==> flow/design.v <==
module alu(clk,src0,src1,shamt,func,dst,dst_EX_DM,ov,zr,neg);
localparam ADD	= 3'b000;
localparam SUB 	= 3'b001;
localparam AND	= 3'b010;
localparam NOR	= 3'b011; 
localparam SLL	= 3'b100;
localparam SRL	= 3'b101;
localparam SRA	= 3'b110;
localparam LHB  = 3'b111;
localparam ADDi 	= 4'b0000;
localparam ADDZi 	= 4'b0001;
localparam SUBi 	= 4'b0010;
localparam ANDi		= 4'b0011;
localparam NORi		= 4'b0100;
localparam SLLi		= 4'b0101;
localparam SRLi		= 4'b0110;
localparam SRAi		= 4'b0111;
localparam LWi		= 4'b1000;
localparam SWi		= 4'b1001;
localparam LHBi		= 4'b1010;
localparam LLBi		= 4'b1011;
localparam BRi		= 4'b1100;
localparam JALi		= 4'b1101;
localparam JRi		= 4'b1110;
localparam HLTi		= 4'b1111;
localparam RF2SRC0 	= 2'b00;
localparam IMM_BR2SRC0 = 2'b01;			 
localparam IMM_JMP2SRC0 = 2'b10;		 
localparam IMM2SRC0 = 2'b11;			 
localparam RF2SRC1	= 2'b00;
localparam IMM2SRC1 = 2'b01;			 
localparam NPC2SRC1 = 2'b10;			 
input clk;
input [15:0] src0,src1;
input [2:0] func;			 
input [3:0] shamt;			 
output [15:0] dst;			 
output reg [15:0] dst_EX_DM;
output ov,zr,neg;
wire [15:0] sum;		 
wire [15:0] sum_sat;	 
wire [15:0] src0_2s_cmp;
wire cin;
wire sat_neg,sat_pos;
wire shft_in;
wire [15:0] shft_l1,shft_l2,shft_l4,shft_l;		 
wire [15:0] shft_r1,shft_r2,shft_r4,shft_r;		 
assign src0_2s_cmp = (func==SUB) ? ~src0 : src0;	 
assign cin = (func==SUB) ? 1 : 0;					 
assign sum = src1 + src0_2s_cmp + cin;
assign sat_neg = (src1[15] && src0_2s_cmp[15] && ~sum[15]) ? 1 : 0;
assign sat_pos = (~src1[15] && !src0_2s_cmp[15] && sum[15]) ? 1 : 0;
assign sum_sat = (sat_pos) ? 16'h7fff :
                 (sat_neg) ? 16'h8000 :
				 sum;
assign ov = sat_pos | sat_neg;
assign shft_l1 = (shamt[0]) ? {src1[14:0],1'b0} : src1;
assign shft_l2 = (shamt[1]) ? {shft_l1[13:0],2'b00} : shft_l1;
assign shft_l4 = (shamt[2]) ? {shft_l2[11:0],4'h0} : shft_l2;
assign shft_l = (shamt[3]) ? {shft_l4[7:0],8'h00} : shft_l4;
assign shft_in = (func==SRA) ? src1[15] : 0;
assign shft_r1 = (shamt[0]) ? {shft_in,src1[15:1]} : src1;
assign shft_r2 = (shamt[1]) ? {{2{shft_in}},shft_r1[15:2]} : shft_r1;
assign shft_r4 = (shamt[2]) ? {{4{shft_in}},shft_r2[15:4]} : shft_r2;
assign shft_r = (shamt[3]) ? {{8{shft_in}},shft_r4[15:8]} : shft_r4;
assign dst = (func==AND) ? src1 & src0 :
			 (func==NOR) ? ~(src1 | src0) :
			 (func==SLL) ? shft_l :
			 ((func==SRL) || (func==SRA)) ? shft_r :
			 (func==LHB) ? {src1[7:0],src0[7:0]} : sum_sat;	 
assign zr = ~|dst;
assign neg = dst[15];
always @(posedge clk)
  dst_EX_DM <= dst;
endmodule
module br_bool(clk,rst_n,clk_z_ID_EX,clk_nv_ID_EX,br_instr_ID_EX,
               jmp_imm_ID_EX,jmp_reg_ID_EX,cc_ID_EX,zr,ov,neg,
			   zr_EX_DM,flow_change_ID_EX);
input clk,rst_n;
input clk_z_ID_EX;			 
input clk_nv_ID_EX;			 
input br_instr_ID_EX;		 
input jmp_imm_ID_EX;		 
input jmp_reg_ID_EX;		 
input [2:0] cc_ID_EX;		 
input zr,ov,neg;			 
output reg flow_change_ID_EX;		 
output reg zr_EX_DM;				 
reg neg_EX_DM,ov_EX_DM;
always @(posedge clk, negedge rst_n)
  if (!rst_n)
    zr_EX_DM  <= 0;
  else if (clk_z_ID_EX) 
    zr_EX_DM  <= zr;
always @(posedge clk, negedge rst_n)
  if (!rst_n)
    begin
      ov_EX_DM  <= 0;
	  neg_EX_DM <= 0;
	end
  else if (clk_nv_ID_EX)
    begin
      ov_EX_DM  <= ov;
	  neg_EX_DM <= neg;
	end
always @* begin
  flow_change_ID_EX = jmp_imm_ID_EX | jmp_reg_ID_EX;	 
  if (br_instr_ID_EX)
    case (cc_ID_EX)
	  3'b000 : flow_change_ID_EX = ~zr_EX_DM;
	  3'b001 : flow_change_ID_EX = zr_EX_DM;
	  3'b010 : flow_change_ID_EX = ~zr_EX_DM & ~neg_EX_DM;
	  3'b011 : flow_change_ID_EX = neg_EX_DM;
	  3'b100 : flow_change_ID_EX = zr_EX_DM | (~zr_EX_DM & ~neg_EX_DM);
	  3'b101 : flow_change_ID_EX = neg_EX_DM | zr_EX_DM;
	  3'b110 : flow_change_ID_EX = ov_EX_DM;
	  3'b111 : flow_change_ID_EX = 1;
	endcase
end
endmodule
module dst_mux(clk,dm_re_EX_DM,dm_rd_data_EX_DM,pc_EX_DM,dst_EX_DM,rf_w_data_DM_WB,jmp_imm_EX_DM);
input clk;
input dm_re_EX_DM;
input jmp_imm_EX_DM;
input [15:0] dm_rd_data_EX_DM;		 
input [15:0] pc_EX_DM;				 
input [15:0] dst_EX_DM;				 
output reg[15:0] rf_w_data_DM_WB;		 
always @(posedge clk)
  if (dm_re_EX_DM)
    rf_w_data_DM_WB <= dm_rd_data_EX_DM;
  else if (jmp_imm_EX_DM)
    rf_w_data_DM_WB <= pc_EX_DM;
  else
    rf_w_data_DM_WB <= dst_EX_DM;
endmodule
module src_mux(clk,stall_ID_EX,stall_EX_DM,src0sel_ID_EX,src1sel_ID_EX,p0,p1,
               imm_ID_EX,pc_ID_EX,p0_EX_DM,src0,src1,dst_EX_DM,dst_DM_WB,
			   byp0_EX,byp0_DM,byp1_EX,byp1_DM);
input clk;
input stall_ID_EX,stall_EX_DM;					 
input [1:0] src0sel_ID_EX,src1sel_ID_EX;		 
input [15:0] p0;					 
input [15:0] p1;					 
input [15:0] pc_ID_EX;				 
input [11:0] imm_ID_EX;				 
input [15:0] dst_EX_DM;				 
input [15:0] dst_DM_WB;				 
input byp0_EX,byp1_EX;				 
input byp0_DM,byp1_DM;				 
output reg [15:0] p0_EX_DM;			 
output [15:0] src0,src1;			 
reg [15:0] p0_ID_EX,p1_ID_EX;		 
wire[15:0] RF_p0,RF_p1;				 
localparam ADD	= 3'b000;
localparam SUB 	= 3'b001;
localparam AND	= 3'b010;
localparam NOR	= 3'b011; 
localparam SLL	= 3'b100;
localparam SRL	= 3'b101;
localparam SRA	= 3'b110;
localparam LHB  = 3'b111;
localparam ADDi 	= 4'b0000;
localparam ADDZi 	= 4'b0001;
localparam SUBi 	= 4'b0010;
localparam ANDi		= 4'b0011;
localparam NORi		= 4'b0100;
localparam SLLi		= 4'b0101;
localparam SRLi		= 4'b0110;
localparam SRAi		= 4'b0111;
localparam LWi		= 4'b1000;
localparam SWi		= 4'b1001;
localparam LHBi		= 4'b1010;
localparam LLBi		= 4'b1011;
localparam BRi		= 4'b1100;
localparam JALi		= 4'b1101;
localparam JRi		= 4'b1110;
localparam HLTi		= 4'b1111;
localparam RF2SRC0 	= 2'b00;
localparam IMM_BR2SRC0 = 2'b01;			 
localparam IMM_JMP2SRC0 = 2'b10;		 
localparam IMM2SRC0 = 2'b11;			 
localparam RF2SRC1	= 2'b00;
localparam IMM2SRC1 = 2'b01;			 
localparam NPC2SRC1 = 2'b10;			 
always @(posedge clk)
  if (!stall_ID_EX)
    begin
	  p0_ID_EX <= p0;
	  p1_ID_EX <= p1;
	end
assign RF_p0 = (byp0_EX) ? dst_EX_DM :		 
               (byp0_DM) ? dst_DM_WB :
			   p0_ID_EX;
assign RF_p1 = (byp1_EX) ? dst_EX_DM :		 
               (byp1_DM) ? dst_DM_WB :
			   p1_ID_EX;	
always @(posedge clk)
  if (!stall_EX_DM)
	p0_EX_DM <= RF_p0;
assign src0 = (src0sel_ID_EX == RF2SRC0) ? RF_p0 : 
              (src0sel_ID_EX == IMM_BR2SRC0) ? {{7{imm_ID_EX[8]}},imm_ID_EX[8:0]} :		 
			  (src0sel_ID_EX == IMM_JMP2SRC0) ? {{4{imm_ID_EX[11]}},imm_ID_EX[11:0]} :	 
              {{12{imm_ID_EX[3]}},imm_ID_EX[3:0]};		 
assign src1 = (src1sel_ID_EX == RF2SRC1) ? RF_p1 : 
              (src1sel_ID_EX == NPC2SRC1) ? pc_ID_EX :	 
			  {{8{imm_ID_EX[7]}},imm_ID_EX[7:0]};			 
endmodule
module pc(clk,rst_n,stall_IM_ID,dst_ID_EX,
          pc,pc_ID_EX,flow_change_ID_EX,pc_EX_DM);
input clk,rst_n;
input flow_change_ID_EX;			 
input stall_IM_ID;					 
input [15:0] dst_ID_EX;				 
output [15:0] pc;					 
output reg [15:0] pc_ID_EX;			 
output reg [15:0] pc_EX_DM;			 
reg [15:0] pc,pc_IM_ID;
wire [15:0] nxt_pc;
assign nxt_pc = pc + 1;
always @(posedge clk, negedge rst_n)
  if (!rst_n)
    pc <= 16'h0000;
  else if (!stall_IM_ID)	 
    if (flow_change_ID_EX)
      pc <= dst_ID_EX;
    else
	  pc <= nxt_pc;
always @(posedge clk)
  if (!stall_IM_ID)
    pc_IM_ID <= nxt_pc;		 
always @(posedge clk)
  pc_ID_EX <= pc_IM_ID;	 
always @(posedge clk)
  pc_EX_DM <= pc_ID_EX;	 
endmodule
module id(clk,rst_n,instr,zr_EX_DM,br_instr_ID_EX,jmp_imm_ID_EX,jmp_reg_ID_EX,
          jmp_imm_EX_DM,rf_re0,rf_re1,
          rf_we_DM_WB,rf_p0_addr,rf_p1_addr,rf_dst_addr_DM_WB,alu_func_ID_EX,src0sel_ID_EX,
		  src1sel_ID_EX,dm_re_EX_DM,dm_we_EX_DM,clk_z_ID_EX,clk_nv_ID_EX,instr_ID_EX,
		  cc_ID_EX, stall_IM_ID,stall_ID_EX,stall_EX_DM,hlt_DM_WB,byp0_EX,byp0_DM,
		  byp1_EX,byp1_DM,flow_change_ID_EX);
input clk,rst_n;
input [15:0] instr;					 
input zr_EX_DM;						 
input flow_change_ID_EX;
output reg jmp_imm_ID_EX;
output reg jmp_reg_ID_EX;
output reg br_instr_ID_EX;			 
output reg jmp_imm_EX_DM;			 
output reg rf_re0;					 
output reg rf_re1;					 
output reg rf_we_DM_WB;				 
output reg [3:0] rf_p0_addr;		 
output reg [3:0] rf_p1_addr;		 
output reg [3:0] rf_dst_addr_DM_WB;	 
output reg [2:0] alu_func_ID_EX;	 
output reg [1:0] src0sel_ID_EX;		 
output reg [1:0] src1sel_ID_EX;		 
output reg dm_re_EX_DM;				 
output reg dm_we_EX_DM;				 
output reg clk_z_ID_EX;				 
output reg clk_nv_ID_EX;			 
output [11:0] instr_ID_EX;			 
output [2:0] cc_ID_EX;				 
output stall_IM_ID;					 
output stall_ID_EX;					 
output stall_EX_DM;					 
output reg hlt_DM_WB;				 
output reg byp0_EX,byp0_DM;			 
output reg byp1_EX,byp1_DM;			 
reg br_instr;
reg jmp_imm;
reg jmp_reg;
reg rf_we;
reg hlt;
reg [3:0] rf_dst_addr;
reg [2:0] alu_func;
reg [1:0] src0sel,src1sel;
reg dm_re;
reg dm_we;
reg clk_z;
reg clk_nv;
reg cond_ex;
reg [15:0] instr_IM_ID;			 
reg	rf_we_ID_EX,rf_we_EX_DM;
reg [3:0] rf_dst_addr_ID_EX,rf_dst_addr_EX_DM;
reg	dm_re_ID_EX;
reg	dm_we_ID_EX;
reg hlt_ID_EX,hlt_EX_DM;
reg [11:0] instr_ID_EX;		 
reg flow_change_EX_DM;		 
reg cond_ex_ID_EX;			 
wire load_use_hazard,flush;
localparam ADD	= 3'b000;
localparam SUB 	= 3'b001;
localparam AND	= 3'b010;
localparam NOR	= 3'b011; 
localparam SLL	= 3'b100;
localparam SRL	= 3'b101;
localparam SRA	= 3'b110;
localparam LHB  = 3'b111;
localparam ADDi 	= 4'b0000;
localparam ADDZi 	= 4'b0001;
localparam SUBi 	= 4'b0010;
localparam ANDi		= 4'b0011;
localparam NORi		= 4'b0100;
localparam SLLi		= 4'b0101;
localparam SRLi		= 4'b0110;
localparam SRAi		= 4'b0111;
localparam LWi		= 4'b1000;
localparam SWi		= 4'b1001;
localparam LHBi		= 4'b1010;
localparam LLBi		= 4'b1011;
localparam BRi		= 4'b1100;
localparam JALi		= 4'b1101;
localparam JRi		= 4'b1110;
localparam HLTi		= 4'b1111;
localparam RF2SRC0 	= 2'b00;
localparam IMM_BR2SRC0 = 2'b01;			 
localparam IMM_JMP2SRC0 = 2'b10;		 
localparam IMM2SRC0 = 2'b11;			 
localparam RF2SRC1	= 2'b00;
localparam IMM2SRC1 = 2'b01;			 
localparam NPC2SRC1 = 2'b10;			 
always @(posedge clk, negedge rst_n)
  if (!rst_n)
    instr_IM_ID <= 16'hb000;			 
  else if (!stall_IM_ID)
    instr_IM_ID <= instr;				 
always @(posedge clk)
  if (!stall_ID_EX)
    begin
	  br_instr_ID_EX 	<= br_instr & !load_use_hazard & !flush;
	  jmp_imm_ID_EX   	<= jmp_imm & !load_use_hazard & !flush;
	  jmp_reg_ID_EX   	<= jmp_reg & !load_use_hazard & !flush;
	  rf_we_ID_EX     	<= rf_we & !load_use_hazard & !flush;
	  rf_dst_addr_ID_EX	<= rf_dst_addr;
	  alu_func_ID_EX    <= alu_func;
	  src0sel_ID_EX		<= src0sel;
	  src1sel_ID_EX		<= src1sel;
	  dm_re_ID_EX       <= dm_re & !load_use_hazard & !flush;
	  dm_we_ID_EX       <= dm_we & !load_use_hazard & !flush;
	  clk_z_ID_EX		<= clk_z & !load_use_hazard & !flush;
	  clk_nv_ID_EX		<= clk_nv & !load_use_hazard & !flush;
	  instr_ID_EX		<= instr_IM_ID[11:0];
	  cond_ex_ID_EX 	<= cond_ex;
	end
always @(posedge clk)
  if (!stall_EX_DM)
    begin
	  rf_we_EX_DM		<= rf_we_ID_EX & (!(cond_ex_ID_EX & !zr_EX_DM));	 
	  rf_dst_addr_EX_DM <= rf_dst_addr_ID_EX;
      dm_re_EX_DM		<= dm_re_ID_EX;
	  dm_we_EX_DM		<= dm_we_ID_EX;
	  jmp_imm_EX_DM 	<= jmp_imm_ID_EX;
	end
always @(posedge clk) begin
  rf_we_DM_WB 		<= rf_we_EX_DM;
  rf_dst_addr_DM_WB <= rf_dst_addr_EX_DM;
end
always @(posedge clk, negedge rst_n)
  if (!rst_n) 
    begin
	  byp0_EX <= 1'b0;
	  byp0_DM <= 1'b0;
	  byp1_EX <= 1'b0;
	  byp1_DM <= 1'b0;
	end
  else
    begin
	  byp0_EX <= (rf_dst_addr_ID_EX==rf_p0_addr) ? (rf_we_ID_EX & !(cond_ex_ID_EX & !zr_EX_DM) & |rf_p0_addr) : 1'b0;
	  byp0_DM <= (rf_dst_addr_EX_DM==rf_p0_addr) ? (rf_we_EX_DM & |rf_p0_addr) : 1'b0;
	  byp1_EX <= (rf_dst_addr_ID_EX==rf_p1_addr) ? (rf_we_ID_EX & !(cond_ex_ID_EX & !zr_EX_DM) & |rf_p1_addr) : 1'b0;
	  byp1_DM <= (rf_dst_addr_EX_DM==rf_p1_addr) ? (rf_we_EX_DM & |rf_p1_addr) : 1'b0;
	end
always @(posedge clk, negedge rst_n)
  if (!rst_n)
    begin
	  hlt_ID_EX <= 1'b0;
	  hlt_EX_DM <= 1'b0;
	  hlt_DM_WB <= 1'b0;
    end
  else
    begin
	  hlt_ID_EX <= hlt & !flush | hlt_ID_EX;	 
	  hlt_EX_DM <= hlt_ID_EX;
	  hlt_DM_WB <= hlt_EX_DM;
	end
always @(posedge clk, negedge rst_n)
  if (!rst_n)
    flow_change_EX_DM <= 1'b0;
  else if(!stall_EX_DM)
    flow_change_EX_DM <= flow_change_ID_EX;
assign flush = flow_change_ID_EX | flow_change_EX_DM | hlt_ID_EX | hlt_EX_DM;
assign load_use_hazard = (((rf_dst_addr_ID_EX==rf_p0_addr) && rf_re0) || 
                          ((rf_dst_addr_ID_EX==rf_p1_addr) && rf_re1)) ? dm_re_ID_EX : 1'b0;
assign stall_IM_ID = hlt_ID_EX | load_use_hazard;
assign stall_ID_EX = 1'b0;  
assign stall_EX_DM = 1'b0;  
assign cc_ID_EX = instr_ID_EX[11:9];
always @* begin
  br_instr = 0;
  jmp_imm = 0;
  jmp_reg = 0;
  rf_re0 = 0;
  rf_re1 = 0;
  rf_we = 0;
  rf_p0_addr = instr_IM_ID[3:0];
  rf_p1_addr = instr_IM_ID[7:4];
  rf_dst_addr = instr_IM_ID[11:8];
  alu_func = ADD;
  src0sel = RF2SRC0;
  src1sel = RF2SRC1;
  dm_re = 0;
  dm_we = 0;
  clk_z = 0;
  clk_nv = 0;
  hlt = 0;
  cond_ex = 0;
  case (instr_IM_ID[15:12])
    ADDi : begin
	  rf_re0 = 1;
	  rf_re1 = 1;
	  rf_we = 1;
      clk_z = 1;
      clk_nv = 1;
	end
	ADDZi : begin
	  rf_re0 = 1;
	  rf_re1 = 1;
	  rf_we = 1;	 
      clk_z = 1;
      clk_nv = 1;
	  cond_ex = 1;	 
	end
	SUBi : begin
	  rf_re0 = 1;
	  rf_re1 = 1;
	  rf_we = 1;
      alu_func = SUB;	
      clk_z = 1;
      clk_nv = 1;	  
	end
	ANDi : begin
	  rf_re0 = 1;
	  rf_re1 = 1;
	  rf_we = 1;
      alu_func = AND;
	  clk_z = 1;
	end
	NORi : begin
	  rf_re0 = 1;
	  rf_re1 = 1;
	  rf_we = 1;
      alu_func = NOR;
	  clk_z = 1;
	end	
	SLLi : begin
	  rf_re1 = 1;
	  rf_we = 1;
      alu_func = SLL;
	  clk_z = 1;
	end	
	SRLi : begin
	  rf_re1 = 1;
	  rf_we = 1;
      alu_func = SRL;
	  clk_z = 1;
	end	
	SRAi : begin
	  rf_re1 = 1;
	  rf_we = 1;
      alu_func = SRA;
	  clk_z = 1;
	end
	LWi : begin
	  src0sel = IMM2SRC0;		 
	  rf_re1 = 1;
	  rf_we = 1;
	  dm_re = 1;
	end
	SWi : begin
	  src0sel = IMM2SRC0;					 
	  rf_re1 = 1;							 
	  rf_re0 = 1;							 
	  rf_p0_addr = instr_IM_ID[11:8];		 
	  dm_we = 1;
	end
	LHBi : begin
	  rf_re0 = 1;
	  rf_p0_addr = instr_IM_ID[11:8];		 
	  src1sel = IMM2SRC1;					 
	  rf_we = 1;
	  alu_func = LHB;
	end
	LLBi : begin
	  rf_re0 = 1;					 
	  rf_p0_addr = 4'h0;			 
	  src1sel = IMM2SRC1;			 
	  rf_we = 1;
	end
    BRi : begin
	  src0sel = IMM_BR2SRC0;		 
	  src1sel = NPC2SRC1;			 
	  br_instr = 1;
	end
	JALi : begin
	  src0sel = IMM_JMP2SRC0;		 
	  src1sel = NPC2SRC1;			 
	  rf_we = 1;
	  rf_dst_addr = 4'hF;			 
	  jmp_imm = 1;
	end
	JRi : begin
	  rf_re0 = 1;					 
	  rf_p0_addr = 4'h0;
	  rf_re1 = 1;					 
	  jmp_reg = 1;
	end
	HLTi : begin
	  hlt = 1;
	end
  endcase
end
endmodule
module rf(clk,p0_addr,p1_addr,p0,p1,re0,re1,dst_addr,dst,we);
input clk;
input [3:0] p0_addr, p1_addr;			 
input re0,re1;							 
input [3:0] dst_addr;					 
input [15:0] dst;						 
input we;								 
output [15:0] p0,p1;  					 
reg [15:0] mem[0:15];					 
always @(posedge clk)
  if (we)
    mem[dst_addr] <= dst;
assign p0 = (p0_addr == 4'h0) ? 16'b0 : ((we && (p0_addr == dst_addr)) ? dst : mem[p0_addr]);
assign p1 = (p1_addr == 4'h0) ? 16'b0 : ((we && (p1_addr == dst_addr)) ? dst : mem[p1_addr]);
endmodule
module cpu(clk,rst_n, iaddr, instr, wdata, we, addr, re, rdata, hlt);
input clk,rst_n;
input [15:0] instr;				 
input [15:0] rdata; 			 
output we, re; 
output [15:0] iaddr;			 
output [15:0] addr; 
output [15:0] wdata; 
output hlt;						 
wire [11:0] instr_ID_EX;		 
wire [15:0] src0,src1;			 
wire [15:0] dst_EX_DM;			 
wire [15:0] dst_ID_EX;			 
wire [15:0] pc_ID_EX;			 
wire [15:0] pc_EX_DM;			 
wire [15:0] rf_w_data_DM_WB;	 
wire [15:0] p0,p1;				 
wire [3:0] rf_p0_addr;			 
wire [3:0] rf_p1_addr;			 
wire [3:0] rf_dst_addr_DM_WB;	 
wire [2:0] alu_func_ID_EX;		 
wire [1:0] src0sel_ID_EX;		 
wire [1:0] src1sel_ID_EX;		 
wire [2:0] cc_ID_EX;			 
wire [15:0] p0_EX_DM;			 
wire stall_IM_ID,stall_ID_EX,stall_EX_DM;
wire flow_change_ID_EX,zr_EX_DM,br_instr_ID_EX,jmp_imm_ID_EX,jmp_reg_ID_EX,jmp_imm_EX_DM;
wire rf_re0,rf_re1,rf_we_DM_WB,dm_re_EX_DM,dm_we_EX_DM,clk_z_ID_EX,clk_nv_ID_EX;
wire hlt_DM_WB,byp0_EX,byp0_DM,byp1_EX,byp1_DM;
wire ov,zr,neg;
pc iPC(.clk(clk), .rst_n(rst_n), .stall_IM_ID(stall_IM_ID), .pc(iaddr), .dst_ID_EX(dst_ID_EX),
       .pc_ID_EX(pc_ID_EX), .pc_EX_DM(pc_EX_DM), .flow_change_ID_EX(flow_change_ID_EX));
id	iID(.clk(clk), .rst_n(rst_n), .instr(instr), .zr_EX_DM(zr_EX_DM), .br_instr_ID_EX(br_instr_ID_EX),
        .jmp_imm_ID_EX(jmp_imm_ID_EX), .jmp_reg_ID_EX(jmp_reg_ID_EX), .jmp_imm_EX_DM(jmp_imm_EX_DM), .rf_re0(rf_re0),
		.rf_re1(rf_re1), .rf_we_DM_WB(rf_we_DM_WB), .rf_p0_addr(rf_p0_addr), .rf_p1_addr(rf_p1_addr),
		.rf_dst_addr_DM_WB(rf_dst_addr_DM_WB), .alu_func_ID_EX(alu_func_ID_EX),
		.src0sel_ID_EX(src0sel_ID_EX), .src1sel_ID_EX(src1sel_ID_EX), .dm_re_EX_DM(dm_re_EX_DM),
		.dm_we_EX_DM(dm_we_EX_DM), .clk_z_ID_EX(clk_z_ID_EX), .clk_nv_ID_EX(clk_nv_ID_EX),
		.instr_ID_EX(instr_ID_EX), .cc_ID_EX(cc_ID_EX), .stall_IM_ID(stall_IM_ID),
		.stall_ID_EX(stall_ID_EX), .stall_EX_DM(stall_EX_DM), .hlt_DM_WB(hlt_DM_WB),
		.byp0_EX(byp0_EX), .byp0_DM(byp0_DM), .byp1_EX(byp1_EX), .byp1_DM(byp1_DM),
		.flow_change_ID_EX(flow_change_ID_EX));
rf iRF(.clk(clk), .p0_addr(rf_p0_addr), .p1_addr(rf_p1_addr), .p0(p0), .p1(p1),
       .re0(rf_re0), .re1(rf_re1), .dst_addr(rf_dst_addr_DM_WB), .dst(rf_w_data_DM_WB),
 	   .we(rf_we_DM_WB));
src_mux ISRCMUX(.clk(clk), .stall_ID_EX(stall_ID_EX), .stall_EX_DM(stall_EX_DM),
                .src0sel_ID_EX(src0sel_ID_EX), .src1sel_ID_EX(src1sel_ID_EX), .p0(p0), .p1(p1),
                .imm_ID_EX(instr_ID_EX), .pc_ID_EX(pc_ID_EX), .p0_EX_DM(p0_EX_DM),
				.src0(src0), .src1(src1), .dst_EX_DM(dst_EX_DM), .dst_DM_WB(rf_w_data_DM_WB),
			    .byp0_EX(byp0_EX), .byp0_DM(byp0_DM), .byp1_EX(byp1_EX), .byp1_DM(byp1_DM));
alu iALU(.clk(clk), .src0(src0), .src1(src1), .shamt(instr_ID_EX[3:0]), .func(alu_func_ID_EX),
         .dst(dst_ID_EX), .dst_EX_DM(dst_EX_DM), .ov(ov), .zr(zr), .neg(neg));
dst_mux iDSTMUX(.clk(clk), .dm_re_EX_DM(dm_re_EX_DM), .dm_rd_data_EX_DM(rdata),
                .dst_EX_DM(dst_EX_DM), .pc_EX_DM(pc_EX_DM), .rf_w_data_DM_WB(rf_w_data_DM_WB),
				.jmp_imm_EX_DM(jmp_imm_EX_DM));
br_bool iBRL(.clk(clk), .rst_n(rst_n), .clk_z_ID_EX(clk_z_ID_EX), .clk_nv_ID_EX(clk_nv_ID_EX),
             .br_instr_ID_EX(br_instr_ID_EX), .jmp_imm_ID_EX(jmp_imm_ID_EX),
			 .jmp_reg_ID_EX(jmp_reg_ID_EX), .cc_ID_EX(cc_ID_EX), .zr(zr), .ov(ov),
			 .zr_EX_DM(zr_EX_DM), .neg(neg), .flow_change_ID_EX(flow_change_ID_EX));	
assign wdata = p0_EX_DM; 
assign addr = dst_EX_DM; 
assign re = dm_re_EX_DM;
assign we = dm_we_EX_DM; 
assign hlt = hlt_DM_WB;
endmodule
# From RTL to reports: cpu
# Tool output for the design above, in the order of the flow.
# Lines are those of the file above, counted from 1.
# Operators: Yosys type, input widths -> output width; for muxes data width and select width s.
# Library cell names are shortened.
# Not given: n/a
dict set report setup {
  top_module {cpu}
  clock {clk}
  library {sky130hd}
  pvt_corner {tt_025C_1v80}
}

# Word-level counts
# Source: Yosys, flattened and elaborated, memories not mapped. Widths are those after wreduce; folded enables and synchronous resets count as part of the registers. Print and check cells do not count. Equal cells are merged and count once.
# Memory sizes are those after Yosys's memory passes, which may raise the word count (mostly to a power of two), join words into wider ones and drop unused or constant bits.
dict set report word_totals {
  reg_bits 184
  wordCells 229
  clocked_rd_ports_x_width 32
  input_bits 34
  n_memories 1
  mem_bits_rw 256
}
dict set report op_classes {
  logic 41
  reduce_and_logical 49
  eq_ne 36
  add_sub_neg 3
  mux 59
}
# name size word_bits read_ports write_ports line_no
set mem_list {}
lappend mem_list {iRF.mem 16 16 2 1 535} ;# reg [15:0] mem[0:15];
# operator count
set ops {}
lappend ops {{$mux 16} 29}
lappend ops {{$reduce_or 15->1} 7}
lappend ops {{$reduce_or 12->1} 4}
lappend ops {{$not 16->16} 2}
lappend ops {{$eq 4x4->1 const B} 8}
lappend ops {{$and 1x1->1} 24}
lappend ops {{$eq 3x3->1 const B} 8}
lappend ops {{$pmux 3 s8} 1}
lappend ops {{$pmux 1 s2} 12}
lappend ops {{$reduce_or 9->1} 2}
lappend ops {{$add 16x1->16} 1}
lappend ops {{$add 16x1->16 const B} 1}
lappend ops {{$add 16x16->16} 1}
lappend ops {{$and 16x16->16} 1}
lappend ops {{$or 16x16->16} 1}
lappend ops {{$reduce_or 16->1} 1}
lappend ops {{$eq 4x3->1 const B} 4}
lappend ops {{$eq 4x4->1} 4}
lappend ops {{$reduce_or 8->1} 2}
lappend ops {{$reduce_or 13->1} 1}
lappend ops {{$eq 3x2->1 const B} 4}
lappend ops {{$logic_not 4->1} 3}
lappend ops {{$reduce_or 4->1} 3}
lappend ops {{$pmux 4 s3} 1}
lappend ops {{$reduce_or 11->1} 1}
lappend ops {{$mux 1} 11}
lappend ops {{$reduce_or 2->1} 5}
lappend ops {{$or 1x1->1} 9}
# Not listed: further kinds 19, cells in them 37.

# Depth
# Yosys ltp: most cells in a row. Word level: on the elaborated netlist, between registers, memories and ports. Mapped: between sequential cells and ports; inverters and the memories' decode and read muxes count.
dict set report logic_depth {
  ltp_word 20
  abc_area 0
  mapped_depth 19
  mapped_depth_nobuf 16
}

# Synthesis result
# The flow's flattened synthesis, as Yosys stat reports it; memories are mapped. The netlist is that of the ABC_AREA named above (0 if unset); the other value can give another one.
# The area totals of this step are shown rounded.
# cell_type count
set types {}
lappend types {edfxtp_1 272}
lappend types {dfxtp_1 162}
lappend types {mux4_2 98}
lappend types {nand2_1 426}
lappend types {dfrtp_1 40}
lappend types {mux2i_1 80}
lappend types {o21ai_0 109}
lappend types {clkbuf_1 128}
lappend types {a21oi_1 93}
lappend types {nand3_1 93}
lappend types {a311oi_1 52}
lappend types {nor2_1 119}
lappend types {xnor2_1 36}
lappend types {and3_1 50}
lappend types {mux2_2 26}
lappend types {nand2b_1 46}
lappend types {xor2_1 27}
lappend types {a31oi_1 36}
# Other cell types: 67; their cells: 446.
dict set report mapped {
  yosys_area_um2 25000
  mapped_cells 2339
  n_buf 171
  flip_flops 477
  seq_area_um2 12500
}
# By module: a second synthesis without flattening, with its own total; a netlist apart from the flattened one above.
dict set report hier_totals {
  hier_cells 1933
  hier_area_um2 24800
}
# Each row is one instance without its submodules.
# mod n_cells area_um2 instances
set by_module {}
lappend by_module {rf 623 12200 1}
lappend by_module {alu 580 4110 1}
lappend by_module {src_mux 222 2730 1}
lappend by_module {id 238 2710 1}
lappend by_module {pc 182 2290 1}
lappend by_module {dst_mux 69 666 1}
lappend by_module {br_bool 19 178 1}
lappend by_module {cpu 0 0.0 1}

# Path before layout
# Source: OpenSTA report_checks on the synthesized netlist (no wires, ideal clock, input and output delay 20% of the period each), path of least setup slack; recovery checks are left aside. Register names are those of the netlist, which keeps one name where synthesis merged equal registers.
dict set report synth_timing {
  path_type {flip-flop to flip-flop}
  start {register iID.src1sel_ID_EX[0]}
  end {register iBRL.zr_EX_DM}
  driving_pins 19
  n_path_buf 5
  t_arrival_ns 4.708
  delay_ns 4.812
  required_ns 6.096
  setup_slack_ns 1.388
  clock_period_ns 6.2
  launch_ns 0.000
  synth_period_reached_ns 4.812
}
# "delay_ns" is the arrival time less input delay plus setup time.
# "driving_pins": output pins that drive a net of the path, with the launching flip-flop's if there is one; two outputs of one cell count as two.
# "synth_period_reached_ns" = period - worst setup slack (recovery checks aside). The figure is calculated, with input and output delays left at 20% of the set period.
# The rows between start and end are the longest chain of elaborated cells between them; the timing report does not say that the signal goes this way. Where chains are equally long, one stands for them.
# Each line given opens the expression or statement behind the cell; cells for indexed reads and writes are added by Yosys, which also makes memories of some case tables.
dict set report synth_between {
  cell_sequence {dfxtp_1 buf_2 buf_1 clkbuf_1 buf_1 a21o_1 inv_1 ha_1 a21oi_1 o21ai_0 a211oi_1 mux2_2 or4_1 clkbuf_1 a311oi_1 o22ai_1 nor4_1 nand4b_1 o41ai_2}
  elab_chain_cells 17
  cells_between 35
  cone_lines 22
}
# item line_no
set synth_rtl {}
lappend synth_rtl {{start, declared} 259} ;# output reg [1:0] src1sel_ID_EX;
lappend synth_rtl {{start, assigned} 341} ;# src1sel_ID_EX <= src1sel;
lappend synth_rtl {{$eq 2x2->1} 206} ;# (src1sel_ID_EX == NPC2SRC1) ? pc_ID_EX :
lappend synth_rtl {{$mux 16} 206}
lappend synth_rtl {{$mux 16} 205} ;# assign src1 = (src1sel_ID_EX == RF2SRC1) ? RF_p1 :
lappend synth_rtl {{$add 16x16->16} 50} ;# assign sum = src1 + src0_2s_cmp + cin;
lappend synth_rtl {{$add 16x1->16} 50}
lappend synth_rtl {{$not 1->1} 51} ;# assign sat_neg = (src1[15] && src0_2s_cmp[15] && ~sum[15]) ? 1 : 0;
lappend synth_rtl {{$logic_and 1x1->1} 51}
lappend synth_rtl {{[... 3 more ...]} n/a}
lappend synth_rtl {{$mux 16} 70} ;# (func==LHB) ? {src1[7:0],src0[7:0]} : sum_sat;
lappend synth_rtl {{$mux 16} 69} ;# ((func==SRL) || (func==SRA)) ? shft_r :
lappend synth_rtl {{$mux 16} 68} ;# (func==SLL) ? shft_l :
lappend synth_rtl {{$mux 16} 67} ;# (func==NOR) ? ~(src1 | src0) :
lappend synth_rtl {{$mux 16} 66} ;# assign dst = (func==AND) ? src1 & src0 :
lappend synth_rtl {{$reduce_or 16->1} 71} ;# assign zr = ~|dst;
lappend synth_rtl {{$logic_not 1->1} 71}
lappend synth_rtl {{end, assigned} 92} ;# zr_EX_DM  <= 0;
lappend synth_rtl {{end, assigned} 94} ;# zr_EX_DM  <= zr;
lappend synth_rtl {{end, declared} 88} ;# output reg zr_EX_DM;
# Some nets on the timed path still bear RTL names; the line given drives or declares the net.
# signal line_no
set synth_named_nets {}
lappend synth_named_nets {dst_ID_EX[15] 66}

# Worst path after layout
# From the final timing report of record 1: the path of least setup slack in the routed layout; clock arrival at registers is part of the times.
dict set report layout_timing {
  path_type {flip-flop to flip-flop}
  start {register iID.byp0_DM}
  end {register iBRL.zr_EX_DM}
  setup_slack_ns 0.40
  launch_ns 0.61
  clock_period_ns 5.89
  driving_pins 18
  required_ns 6.39
  n_path_buf 2
  t_arrival_ns 6.00
}
# The rows between start and end are the longest chain of elaborated cells between them; the timing report does not say that the signal goes this way. Where chains are equally long, one stands for them.
dict set report layout_between {
  cell_sequence {dfrtp_1 buf_4 mux2i_1 o21ai_0 buf_4 mux2i_1 xnor2_1 ha_1 a21oi_1 nor2_1 a31oi_2 a211oi_1 o31a_1 nor2_1 o221ai_1 a211o_1 or4_4 o41ai_2}
  elab_chain_cells 19
  cells_between 27
  cone_lines 15
}
# item line_no
set layout_rtl {}
lappend layout_rtl {{start, declared} 270} ;# output reg byp0_EX,byp0_DM;
lappend layout_rtl {{start, assigned} 366} ;# byp0_DM <= 1'b0;
lappend layout_rtl {{start, assigned} 373} ;# byp0_DM <= (rf_dst_addr_EX_DM==rf_p0_addr) ? (rf_we_EX_DM & |rf_p0_addr) : 1'b0;
lappend layout_rtl {{$mux 16} 193} ;# (byp0_DM) ? dst_DM_WB :
lappend layout_rtl {{$mux 16} 192} ;# assign RF_p0 = (byp0_EX) ? dst_EX_DM :
lappend layout_rtl {{$mux 16} 201} ;# assign src0 = (src0sel_ID_EX == RF2SRC0) ? RF_p0 :
lappend layout_rtl {{$not 16->16} 48} ;# assign src0_2s_cmp = (func==SUB) ? ~src0 : src0;
lappend layout_rtl {{$mux 16} 48}
lappend layout_rtl {{$add 16x16->16} 50} ;# assign sum = src1 + src0_2s_cmp + cin;
lappend layout_rtl {{$add 16x1->16} 50}
lappend layout_rtl {{[... 5 more ...]} n/a}
lappend layout_rtl {{$mux 16} 70} ;# (func==LHB) ? {src1[7:0],src0[7:0]} : sum_sat;
lappend layout_rtl {{$mux 16} 69} ;# ((func==SRL) || (func==SRA)) ? shft_r :
lappend layout_rtl {{$mux 16} 68} ;# (func==SLL) ? shft_l :
lappend layout_rtl {{$mux 16} 67} ;# (func==NOR) ? ~(src1 | src0) :
lappend layout_rtl {{$mux 16} 66} ;# assign dst = (func==AND) ? src1 & src0 :
lappend layout_rtl {{$reduce_or 16->1} 71} ;# assign zr = ~|dst;
lappend layout_rtl {{$logic_not 1->1} 71}
lappend layout_rtl {{end, assigned} 92} ;# zr_EX_DM  <= 0;
lappend layout_rtl {{end, assigned} 94} ;# zr_EX_DM  <= zr;
lappend layout_rtl {{end, declared} 88} ;# output reg zr_EX_DM;
# Some nets on the timed path still bear RTL names; the line given drives or declares the net.
# signal line_no
set layout_named_nets {}
lappend layout_named_nets {ISRCMUX.RF_p0[2] 192}
lappend layout_named_nets {dst_ID_EX[7] 66}

; Measured results for cpu: 4 stored runs of the Yosys and OpenROAD flow on sky130hd. The settings differ; the order carries no meaning. The constraints put input and output delay at 20% of the set period each and load the outputs with 0.01 pF.
; "achieved_period_ns" is the run's clock period less its worst setup slack. It is reckoned from that one timing run; input and output delays stay at 20% of the period that was set.
; "worstPathTime_ns" means the part of the period allowed to the worst setup path (the constraints hold back 20% at inputs and 20% at outputs) less its slack; where the path has registers, the arrival times of their clocks count too.
; The measured numbers are rounded.

[record 1: settings]
CORE_UTILIZATION = 62
period_ns = 5.89
CAP_MARGIN = 20
CORE_MARGIN = 2
SLEW_MARGIN = 20
[record 1: results]
synth_chip_area_um2 = 25000
design.die.area_um2 = 41900
stdcell_area_um2 = 28300
finalUtil_pct = 71.2
setup_worst_slack_ns = 0.397
total_negative_slack_ns = 0.000
hold_worst_slack_ns = 0.322
achieved_period_ns = 5.493
worstPathTime_ns = 5.49
worst_setup_path_type = flip-flop to flip-flop

[record 2: settings]
CAP_MARGIN = 20
CELL_PAD_IN_SITES_DETAIL_PLACEMENT = 0
CELL_PAD_IN_SITES_GLOBAL_PLACEMENT = 2
CORE_ASPECT_RATIO = 1.61
CORE_MARGIN = 10
CORE_UTILIZATION = 50
CTS_CLUSTER_DIAMETER = 298
CTS_CLUSTER_SIZE = 35
GPL_ROUTABILITY_DRIVEN = 1
PLACE_DENSITY_LB_ADDON = 0.28
SLEW_MARGIN = 15
TNS_END_PERCENT = 5
period_ns = 8.4
[record 2: results]
synth_chip_area_um2 = 25000
design.die.area_um2 = 59500
stdcell_area_um2 = 27000
finalUtil_pct = 54.9
setup_worst_slack_ns = 2.12
total_negative_slack_ns = 0.000
hold_worst_slack_ns = 0.349
achieved_period_ns = 6.278
worstPathTime_ns = 6.28
worst_setup_path_type = flip-flop to flip-flop

[record 3: settings]
CORE_UTILIZATION = 40
period_ns = 5.89
CAP_MARGIN = 20
CORE_MARGIN = 2
SLEW_MARGIN = 20
[record 3: results]
synth_chip_area_um2 = 25000
design.die.area_um2 = 64400
stdcell_area_um2 = 28900
finalUtil_pct = 46.8
setup_worst_slack_ns = 0.301
total_negative_slack_ns = 0.000
hold_worst_slack_ns = 0.329
achieved_period_ns = 5.589
worstPathTime_ns = 5.59
worst_setup_path_type = flip-flop to flip-flop

[record 4: settings]
ABC_AREA = 1
CORE_ASPECT_RATIO = 0.53
CORE_UTILIZATION = 17
CTS_CLUSTER_DIAMETER = 35
CTS_CLUSTER_SIZE = 91
GPL_ROUTABILITY_DRIVEN = 0
GPL_TIMING_DRIVEN = 0
MAX_ROUTING_LAYER = met4
MIN_ROUTING_LAYER = met2
SETUP_SLACK_MARGIN = -0.27
TNS_END_PERCENT = 25
period_ns = 6.2
CAP_MARGIN = 20
CORE_MARGIN = 2
SLEW_MARGIN = 20
[record 4: results]
outcome = not finished: routing ended with error GRT-0116
